==> flow/design.v <==
module APB_MASTER(PCLK,PRESETn,PREADY,ST,WEN,APB_WADRS,APB_RADRS,APB_WDATA,PRDATA,PSEL,PLSVERR,PENABLE,PWRITE,PADDR,PWDATA,APB_RDATA_OUT);
input ST,WEN;
input [8:0] APB_WADRS,APB_RADRS;
input [7:0] APB_WDATA;
output [7:0] APB_RDATA_OUT;
input PCLK,PRESETn,PREADY;
input [7:0] PRDATA;
output reg PSEL,PLSVERR;
output reg PENABLE,PWRITE;
output reg [8:0] PADDR;
output reg [7:0] PWDATA;
reg [1:0] PS,NS;
localparam  IDLE=2'b00,
            SETUP=2'b01,
            ACCESS=2'b10;
reg setup_error;
reg invalid_setup_error;
reg [7:0] rdata;
assign APB_RDATA_OUT = rdata;
always @(posedge PCLK)
begin
    if(!PRESETn)
        PS<=IDLE;
    else
        PS<=NS;
end
always @(*)
begin
    case(PS)
        IDLE:
        begin
            if(ST)
            begin
                NS=SETUP;
            end
            else
            begin
                NS=IDLE;
            end
        end
        SETUP:
        begin
            NS=ACCESS;
        end
        ACCESS:
        begin
            if(!PREADY)
                NS=ACCESS;
            else
            begin
                if(ST)
                    NS=SETUP;
                else
                    NS=IDLE;
            end
        end
        default:NS=IDLE;
    endcase
end
always @(posedge PCLK)
begin
    if(!PRESETn)
    begin
        PSEL     <= 0;
        PENABLE  <= 0;
        PWRITE   <= 0;
        PADDR    <= 0;
        PWDATA   <= 0;
    end
    else
    case(NS)
        IDLE:
        begin
            PSEL     <= 0;
            PENABLE  <= 0;
            PWRITE   <= 0;
            PADDR    <= 0;
            PWDATA   <= 0;
        end
        SETUP:
        begin
            PSEL    <= 1;
            PENABLE <= 0;
            PWRITE  <= WEN;
            PADDR   <= WEN ? APB_WADRS : APB_RADRS;
            PWDATA  <= APB_WDATA;
        end
        ACCESS:
        begin
            PSEL    <= 1;
            PENABLE <= 1;
        end
        default:
        begin
            PSEL     <= 0;
            PENABLE  <= 0;
            PWRITE   <= 0;
            PADDR    <= 0;
            PWDATA   <= 0;
        end
    endcase
end
always @(posedge PCLK)
begin
    if(!PRESETn)
        rdata <= 0;
    else if (PS == ACCESS && !PWRITE && PREADY)
        rdata <= PRDATA;
end
always @(*)
begin
    if (PADDR > 9'h03F)
        setup_error = 1'b1;
    else
        setup_error = 1'b0;
    invalid_setup_error = setup_error;
end
always @(posedge PCLK)
begin
    if(!PRESETn)
        PLSVERR <= 0;
    else
        PLSVERR <= invalid_setup_error;
end
endmodule
module APB_SLAVE(
 input PCLK,PRESETn,
 input PSEL,PENABLE,PWRITE,
 input [7:0]PADDR,PWDATA,
 output [7:0]PRDATA,
 output reg PREADY );
reg [7:0] mem [0:63];
assign PRDATA = (PADDR < 8'd64) ? mem[PADDR[5:0]] : 8'h00;
always @(*)
begin
 if(!PRESETn)
      PREADY = 0;
 else if(PSEL && PENABLE)
      PREADY = 1;
 else
      PREADY = 0;
end
always @(posedge PCLK)
begin
 if(PREADY && PWRITE && (PADDR < 8'd64))
      mem[PADDR[5:0]] <= PWDATA;
end
endmodule
module APB_TOP(
    input PCLK, PRESETn,
    input ST, WEN,
    input [8:0] APB_WADRS, APB_RADRS,
    input [7:0] APB_WDATA,
    output [7:0] APB_RDATA_OUT,
    output PSLVERR
);
    wire PSEL, PENABLE, PWRITE, PREADY;
    wire [8:0] PADDR;
    wire [7:0] PWDATA, PRDATA;
    APB_MASTER MASTER_INST (
        .PCLK(PCLK),
        .PRESETn(PRESETn),
        .PREADY(PREADY),
        .ST(ST),
        .WEN(WEN),
        .APB_WADRS(APB_WADRS),
        .APB_RADRS(APB_RADRS),
        .APB_WDATA(APB_WDATA),
        .PRDATA(PRDATA),
        .PSEL(PSEL),
        .PLSVERR(PSLVERR),
        .PENABLE(PENABLE),
        .PWRITE(PWRITE),
        .PADDR(PADDR),
        .PWDATA(PWDATA),
        .APB_RDATA_OUT(APB_RDATA_OUT)
    );
    APB_SLAVE SLAVE_INST (
        .PCLK(PCLK),
        .PRESETn(PRESETn),
        .PSEL(PSEL),
        .PENABLE(PENABLE),
        .PWRITE(PWRITE),
        .PADDR(PADDR[7:0]),  
        .PWDATA(PWDATA),
        .PRDATA(PRDATA),
        .PREADY(PREADY)
    );
endmodule
Tool chain data of APB_TOP
Tool output for the design above before and after an edit, in the order of the flow.
"before" refers to lines of the RTL above, "after" to lines of the edited file.
"change" is "after" less "before", of the values as shown; "change_rel_pct" is that difference over "before", in percent.
Operators carry their Yosys type and port widths (W data, S select, Z words).
Library cell names are shortened.
{"block": "setup", "top": "APB_TOP", "clk_port": "PCLK", "library": "sky130hd", "lib_corner": "tt_025C_1v80"}

Diff
The edit as a unified diff against the file above.
The edit is scripted: it alters the design's behaviour and was not made to optimise anything.
begin of diff
@@ -110,5 +110,5 @@
 always @(*)
 begin
-    if (PADDR > 9'h03F)
+    if (PADDR == 9'h03F)
         setup_error = 1'b1;
     else
end of diff

Elaborated design
Counts by Yosys on the flattened word-level netlist (proc, flatten, opt, wreduce; memories kept). Print and check cells are left out. Cells with the same type and inputs are merged into one.
Yosys's memory passes give these memory sizes; they may raise the number of words (mostly to a power of two), join words into wider ones and drop unused or constant bits.
{"block": "word_totals", "element": "ramBits", "before": 512, "after": 512, "change": 0, "change_rel_pct": 0.00}
{"block": "word_totals", "element": "out_inout_bits", "before": 9, "after": 9, "change": 0, "change_rel_pct": 0.00}
{"block": "word_totals", "element": "in_bits", "before": 30, "after": 30, "change": 0, "change_rel_pct": 0.00}
{"block": "word_totals", "element": "mem_count", "before": 1, "after": 1, "change": 0, "change_rel_pct": 0.00}
{"block": "word_totals", "element": "ff_bits", "before": 31, "after": 31, "change": 0, "change_rel_pct": 0.00}
{"block": "word_totals", "element": "clocked_rd_ports_x_width", "before": 8, "after": 8, "change": 0, "change_rel_pct": 0.00}
{"block": "word_totals", "element": "word_cells", "before": 41, "after": 41, "change": 0, "change_rel_pct": 0.00}
{"block": "classes", "element": "muxes", "before": 18, "after": 18, "change": 0, "change_rel_pct": 0.00}
{"block": "classes", "element": "equal", "before": 4, "after": 5, "change": 1, "change_rel_pct": 25.00}
{"block": "classes", "element": "cmp", "before": 2, "after": 1, "change": -1, "change_rel_pct": -50.00}
{"block": "classes", "element": "reduce_logical", "before": 8, "after": 8, "change": 0, "change_rel_pct": 0.00}
{"block": "memory_table", "element": "mem_shapes", "before": "SLAVE_INST.mem 64 x 8 bit 1R1W", "after": "SLAVE_INST.mem 64 x 8 bit 1R1W"}
{"block": "ops", "cell": "$gt A9 B6 Y1 const B", "before": 1, "after": 0, "change": -1, "change_rel_pct": -100.00}
{"block": "ops", "cell": "$eq A9 B6 Y1 const B", "before": 0, "after": 1, "change": 1}
Unchanged operator kinds not shown: 16.

Logic depth
Depth = most cells in a row (Yosys ltp): at word level without a register or memory, in the mapped netlist without a sequential cell, where the memories' decode and read muxes count.
{"block": "depth", "element": "word_depth", "before": 9, "after": 9, "change": 0, "change_rel_pct": 0.00}
{"block": "depth", "element": "ABC_AREA", "before": "0", "after": "0"}
{"block": "depth", "element": "ltp_mapped", "before": 10, "after": 10, "change": 0, "change_rel_pct": 0.00}
{"block": "depth", "element": "depth_no_buf", "before": 8, "after": 8, "change": 0, "change_rel_pct": 0.00}

After synthesis
Source: synth_stat.txt of the flow (Yosys; design flattened, memories mapped). It holds for the ABC_AREA given above (unset counts as 0); a run with the other value may have another netlist.
{"block": "by_type", "type": "mux2i_1", "before": 117, "after": 40, "change": -77, "change_rel_pct": -65.81}
{"block": "by_type", "type": "mux4_2", "before": 88, "after": 127, "change": 39, "change_rel_pct": 44.32}
{"block": "by_type", "type": "nand2_1", "before": 21, "after": 48, "change": 27, "change_rel_pct": 128.57}
{"block": "by_type", "type": "a22o_1", "before": 25, "after": 10, "change": -15, "change_rel_pct": -60.00}
{"block": "by_type", "type": "nor2b_1", "before": 20, "after": 7, "change": -13, "change_rel_pct": -65.00}
{"block": "by_type", "type": "a2111oi_0", "before": 12, "after": 0, "change": -12, "change_rel_pct": -100.00}
{"block": "by_type", "type": "a221oi_1", "before": 16, "after": 5, "change": -11, "change_rel_pct": -68.75}
{"block": "by_type", "type": "a22oi_1", "before": 16, "after": 5, "change": -11, "change_rel_pct": -68.75}
{"block": "by_type", "type": "nand3_1", "before": 5, "after": 14, "change": 9, "change_rel_pct": 180.00}
{"block": "by_type", "type": "clkbuf_1", "before": 21, "after": 13, "change": -8, "change_rel_pct": -38.10}
{"block": "by_type", "type": "buf_6", "before": 5, "after": 13, "change": 8, "change_rel_pct": 160.00}
{"block": "by_type", "type": "a21oi_1", "before": 10, "after": 4, "change": -6, "change_rel_pct": -60.00}
{"block": "by_type", "type": "nor2_1", "before": 74, "after": 79, "change": 5, "change_rel_pct": 6.76}
{"block": "by_type", "type": "buf_4", "before": 12, "after": 7, "change": -5, "change_rel_pct": -41.67}
{"block": "by_type", "type": "a211o_1", "before": 8, "after": 3, "change": -5, "change_rel_pct": -62.50}
{"block": "by_type", "type": "a211oi_1", "before": 8, "after": 3, "change": -5, "change_rel_pct": -62.50}
{"block": "by_type", "type": "a32oi_1", "before": 0, "after": 5, "change": 5}
{"block": "by_type", "type": "o221ai_1", "before": 0, "after": 5, "change": 5}
Unchanged cell types not shown: 5.
Not every row of either side is listed.
{"block": "mapped", "element": "buffers", "before": 61, "after": 53, "change": -8, "change_rel_pct": -13.11}
{"block": "mapped", "element": "mapped_area_um2", "before": 21252.9, "after": 21231.6, "change": -21.3, "change_rel_pct": -0.10}
{"block": "mapped", "element": "seq_area_um2", "before": 16135.5, "after": 16135.5, "change": 0.0, "change_rel_pct": 0.00}
{"block": "mapped", "element": "ffs", "before": 550, "after": 550, "change": 0, "change_rel_pct": 0.00}
{"block": "mapped", "element": "cell_count", "before": 1085, "after": 1040, "change": -45, "change_rel_pct": -4.15}
By module: a second synthesis without flattening, with its own total; a netlist apart from the flattened one above.
{"block": "hier_totals", "element": "cells_unflattened", "before": 1339, "after": 1342, "change": 3, "change_rel_pct": 0.22}
{"block": "hier_totals", "element": "hier_area_um2", "before": 21561.9, "after": 21569.4, "change": 7.5, "change_rel_pct": 0.03}
Each row is one instance without its submodules.
{"block": "modules_before", "mod": "APB_SLAVE", "mod_area_um2": 20238.2, "n_inst": 1, "n_cells": 1211, "seq_area_um2": 15374.7}
{"block": "modules_before", "mod": "APB_MASTER", "mod_area_um2": 1323.8, "n_inst": 1, "n_cells": 128, "seq_area_um2": 640.6}
{"block": "modules_before", "mod": "APB_TOP", "mod_area_um2": 0.0, "n_inst": 1, "n_cells": 0, "seq_area_um2": 0.0}
{"block": "modules_after", "mod": "APB_SLAVE", "mod_area_um2": 20238.2, "n_inst": 1, "n_cells": 1211, "seq_area_um2": 15374.7}
{"block": "modules_after", "mod": "APB_MASTER", "mod_area_um2": 1331.3, "n_inst": 1, "n_cells": 131, "seq_area_um2": 640.6}
{"block": "modules_after", "mod": "APB_TOP", "mod_area_um2": 0.0, "n_inst": 1, "n_cells": 0, "seq_area_um2": 0.0}

Worst setup path after synthesis
Source: OpenSTA report_checks on the synthesized netlist (no wires, ideal clock, input and output delay 20% of the period each), path of least setup slack; recovery checks are left aside. Register names are those of the netlist, which keeps one name where synthesis merged equal registers.
{"block": "synth_timing", "element": "path_kind", "before": "input-to-reg", "after": "input-to-reg"}
{"block": "synth_timing", "element": "startpoint", "before": "in PRESETn", "after": "in PRESETn"}
{"block": "synth_timing", "element": "endpoint", "before": "reg MASTER_INST.PADDR[4]", "after": "mem SLAVE_INST.mem[63][0]"}
{"block": "synth_timing", "element": "period_ns", "before": 2.7, "after": 2.7, "change": 0.0, "change_rel_pct": 0.00}
{"block": "synth_timing", "element": "required_ns", "before": 2.615, "after": 2.329, "change": -0.286, "change_rel_pct": -10.94}
{"block": "synth_timing", "element": "path_slack_ns", "before": 0.413, "after": 0.350, "change": -0.063}
{"block": "synth_timing", "element": "input_delay_ns", "before": 0.540, "after": 0.540, "change": 0.000, "change_rel_pct": 0.00}
{"block": "synth_timing", "element": "path_buffers", "before": 3, "after": 1, "change": -2, "change_rel_pct": -66.67}
{"block": "synth_timing", "element": "t_first_pin_ns", "before": 0.540, "after": 0.540, "change": 0.000, "change_rel_pct": 0.00}
{"block": "synth_timing", "element": "path_delay_ns", "before": 1.747, "after": 1.811, "change": 0.064, "change_rel_pct": 3.66}
{"block": "synth_timing", "element": "arrival_ns", "before": 2.202, "after": 1.980, "change": -0.222, "change_rel_pct": -10.08}
{"block": "synth_timing", "element": "driving_pins", "before": 10, "after": 6, "change": -4, "change_rel_pct": -40.00}
{"block": "synth_timing", "element": "setup_time_ns", "before": 0.085, "after": 0.371, "change": 0.286}
{"block": "synth_timing", "element": "period_less_setup_slack_ns", "before": 2.287, "after": 2.35, "change": 0.063, "change_rel_pct": 2.75}
"path_delay_ns" = arrival - input delay + setup time.
"driving_pins": output pins that drive a net of the path, with the launching flip-flop's if there is one; two outputs of one cell count as two.
"period_less_setup_slack_ns" is the clock period less the worst setup slack; recovery checks do not enter. This is arithmetic on one report: input and output delays are still those of the set period (20% each).
The rows between start and end are the longest chain of elaborated cells between them; the timing report does not say that the signal goes this way. Where chains are equally long, one stands for them.
Each line given opens the expression or statement behind the cell; cells for indexed reads and writes are added by Yosys, which also makes memories of some case tables.
A register here has more assigning lines than the two given.
{"block": "synth_via_before", "cell_sequence": "clkbuf_1 -> and3_1 -> and2_1 -> o21ai_0 -> ha_1 -> and2_1 -> clkbuf_1 -> clkbuf_1 -> nand2_1 -> o21ai_0", "elab_chain_len": 5, "cone_cells": 6, "cone_lines": 4, "classes_between": "eq/ne: 2; mux: 4"}
{"block": "synth_rtl_before", "element": "start: declaration", "line": 150, "rtl": "input PCLK, PRESETn,"}
{"block": "synth_rtl_before", "element": "$mux W1", "line": 136, "rtl": "if(!PRESETn)"}
{"block": "synth_rtl_before", "element": "$mux W2", "line": 47, "rtl": "if(!PREADY)"}
{"block": "synth_rtl_before", "element": "$pmux W2 S3", "line": 29, "rtl": "case(PS)"}
{"block": "synth_rtl_before", "element": "$eq A2 B2 Y1", "line": 71, "rtl": "case(NS)"}
{"block": "synth_rtl_before", "element": "$pmux W9 S2", "line": 71}
{"block": "synth_rtl_before", "element": "end: assignment", "line": 67, "rtl": "PADDR    <= 0;"}
{"block": "synth_rtl_before", "element": "end: assignment", "line": 85, "rtl": "PADDR   <= WEN ? APB_WADRS : APB_RADRS;"}
{"block": "synth_rtl_before", "element": "end: declaration", "line": 10, "rtl": "output reg [8:0] PADDR;"}
after: The path ends at the enable pin of a flip-flop; only ways to that pin are counted.
{"block": "synth_via_after", "cell_sequence": "clkbuf_1 -> nor3b_1 -> nand2_1 -> nor2_1 -> nand3_1 -> nor2_1", "elab_chain_len": 4, "cone_cells": 5, "cone_lines": 2, "classes_between": "mux: 3; reduce/logical: 2"}
{"block": "synth_rtl_after", "element": "start: declaration", "line": 150, "rtl": "input PCLK, PRESETn,"}
{"block": "synth_rtl_after", "element": "$mux W1", "line": 136, "rtl": "if(!PRESETn)"}
{"block": "synth_rtl_after", "element": "$logic_and A1 B1 Y1 (2 in a row)", "line": 145, "rtl": "if(PREADY && PWRITE && (PADDR < 8'd64))"}
{"block": "synth_rtl_after", "element": "$mux W6", "line": 145}
{"block": "synth_rtl_after", "element": "end: declaration", "line": 132, "rtl": "reg [7:0] mem [0:63];"}

Path in the finished layout
From the final timing report of the runs of set A: the path of least setup slack in the routed layout; clock arrival at registers is part of the times.
{"block": "layout_timing", "element": "path_kind", "before": "reg-to-reg", "after": "reg-to-reg"}
{"block": "layout_timing", "element": "startpoint", "before": "reg (name not given)", "after": "reg (name not given)"}
{"block": "layout_timing", "element": "endpoint", "before": "reg MASTER_INST.rdata[5]", "after": "reg MASTER_INST.rdata[1]"}
{"block": "layout_timing", "element": "arrival_ns", "before": 2.99, "after": 2.78, "change": -0.21, "change_rel_pct": -7.02}
{"block": "layout_timing", "element": "period_ns", "before": 2.47, "after": 2.47, "change": 0.00, "change_rel_pct": 0.00}
{"block": "layout_timing", "element": "t_first_pin_ns", "before": 0.59, "after": 0.61, "change": 0.02, "change_rel_pct": 3.39}
{"block": "layout_timing", "element": "setup_time_ns", "before": 0.11, "after": 0.07, "change": -0.04}
{"block": "layout_timing", "element": "required_ns", "before": 2.97, "after": 3.00, "change": 0.03, "change_rel_pct": 1.01}
{"block": "layout_timing", "element": "path_buffers", "before": 3, "after": 4, "change": 1, "change_rel_pct": 33.33}
{"block": "layout_timing", "element": "driving_pins", "before": 9, "after": 10, "change": 1, "change_rel_pct": 11.11}
{"block": "layout_timing", "element": "path_slack_ns", "before": -0.01, "after": 0.22, "change": 0.23}
{"block": "layout_via_before", "cell_sequence": "dfxtp_4 -> buf_12 -> buf_12 -> mux4_2 -> mux4_2 -> nor2b_2 -> a2111oi_2 -> buf_4 -> a211o_1"}
{"block": "layout_rtl_before", "element": "end: assignment", "line": 106, "rtl": "rdata <= 0;"}
{"block": "layout_rtl_before", "element": "end: assignment", "line": 108, "rtl": "rdata <= PRDATA;"}
{"block": "layout_rtl_before", "element": "end: declaration", "line": 18, "rtl": "reg [7:0] rdata;"}
before: No chain of elaborated cells between the ends is given.
{"block": "layout_via_after", "cell_sequence": "dfxtp_4 -> buf_12 -> buf_12 -> buf_16 -> inv_6 -> buf_4 -> nor2_1 -> o32ai_1 -> a21oi_2 -> o21ai_1"}
{"block": "layout_rtl_after", "element": "end: assignment", "line": 106, "rtl": "rdata <= 0;"}
{"block": "layout_rtl_after", "element": "end: assignment", "line": 108, "rtl": "rdata <= PRDATA;"}
{"block": "layout_rtl_after", "element": "end: declaration", "line": 18, "rtl": "reg [7:0] rdata;"}
after: No chain of elaborated cells between the ends is given.

Measured runs
Runs of the flow (Yosys, OpenROAD) on both versions; the two runs of a pair have the same settings. The constraints put input and output delay at 20% of the set period each and load the outputs with 0.01 pF.
{"block": "flow_settings_set_A", "CORE_UTILIZATION": 40, "SETUP_SLACK_MARGIN": 1.0, "period_ns": 2.47, "CAP_MARGIN": 20, "CORE_MARGIN": 2, "SLEW_MARGIN": 20}
{"block": "measured_set_A", "element": "final_cell_area_um2", "before": 26700.6, "after": 26578.0, "change": -122.6, "change_rel_pct": -0.46}
{"block": "measured_set_A", "element": "power.total_mw", "before": 19.171, "after": 19.536, "change": 0.365, "change_rel_pct": 1.90}
{"block": "measured_set_A", "element": "fin_ws_ns", "before": -0.013, "after": 0.218, "change": 0.231}
{"block": "measured_set_A", "element": "die_um2", "before": 54992.6, "after": 54938.7, "change": -53.9, "change_rel_pct": -0.10}
{"block": "measured_set_A", "element": "fin_hold_ws_ns", "before": 0.332, "after": 0.422, "change": 0.090}
{"block": "measured_set_A", "element": "total_negative_slack_ns", "before": -0.034, "after": 0.000, "change": 0.034}
{"block": "measured_set_A", "element": "period_reached_ns", "before": 2.483, "after": 2.252, "change": -0.231, "change_rel_pct": -9.30}
{"block": "measured_set_A", "element": "layout_utilization_pct", "before": 50.8, "after": 50.6, "change": -0.2}
{"block": "measured_set_A", "element": "synth_chip_area_um2", "before": 21252.9, "after": 21231.6, "change": -21.3, "change_rel_pct": -0.10}
{"block": "flow_settings_set_B", "CELL_PAD_IN_SITES_DETAIL_PLACEMENT": 0, "CELL_PAD_IN_SITES_GLOBAL_PLACEMENT": 2, "CORE_ASPECT_RATIO": 0.56, "CORE_UTILIZATION": 67, "CTS_CLUSTER_SIZE": 33, "GPL_ROUTABILITY_DRIVEN": 0, "GPL_TIMING_DRIVEN": 1, "MAX_ROUTING_LAYER": "met4", "SETUP_SLACK_MARGIN": -0.04, "TNS_END_PERCENT": 100, "period_ns": 2.65, "CAP_MARGIN": 20, "CORE_MARGIN": 2, "SLEW_MARGIN": 20}
{"block": "measured_set_B", "element": "final_cell_area_um2", "before": 24314.6, "after": 24459.7, "change": 145.1, "change_rel_pct": 0.60}
{"block": "measured_set_B", "element": "power.total_mw", "before": 16.193, "after": 16.659, "change": 0.466, "change_rel_pct": 2.88}
{"block": "measured_set_B", "element": "fin_ws_ns", "before": 0.038, "after": 0.052, "change": 0.014}
{"block": "measured_set_B", "element": "die_um2", "before": 33221.8, "after": 33189.6, "change": -32.2, "change_rel_pct": -0.10}
{"block": "measured_set_B", "element": "fin_hold_ws_ns", "before": 0.466, "after": 0.436, "change": -0.030}
{"block": "measured_set_B", "element": "total_negative_slack_ns", "before": 0.000, "after": 0.000, "change": 0.000}
{"block": "measured_set_B", "element": "period_reached_ns", "before": 2.612, "after": 2.598, "change": -0.014, "change_rel_pct": -0.54}
{"block": "measured_set_B", "element": "layout_utilization_pct", "before": 78.5, "after": 78.9, "change": 0.4}
{"block": "measured_set_B", "element": "synth_chip_area_um2", "before": 21252.9, "after": 21231.6, "change": -21.3, "change_rel_pct": -0.10}
"period_reached_ns" means the clock period less the worst setup slack. The figure is calculated, with input and output delays left at 20% of the set period.
"power.total_mw" rests on the timing tool's default activity at the inputs, not on a simulated workload.
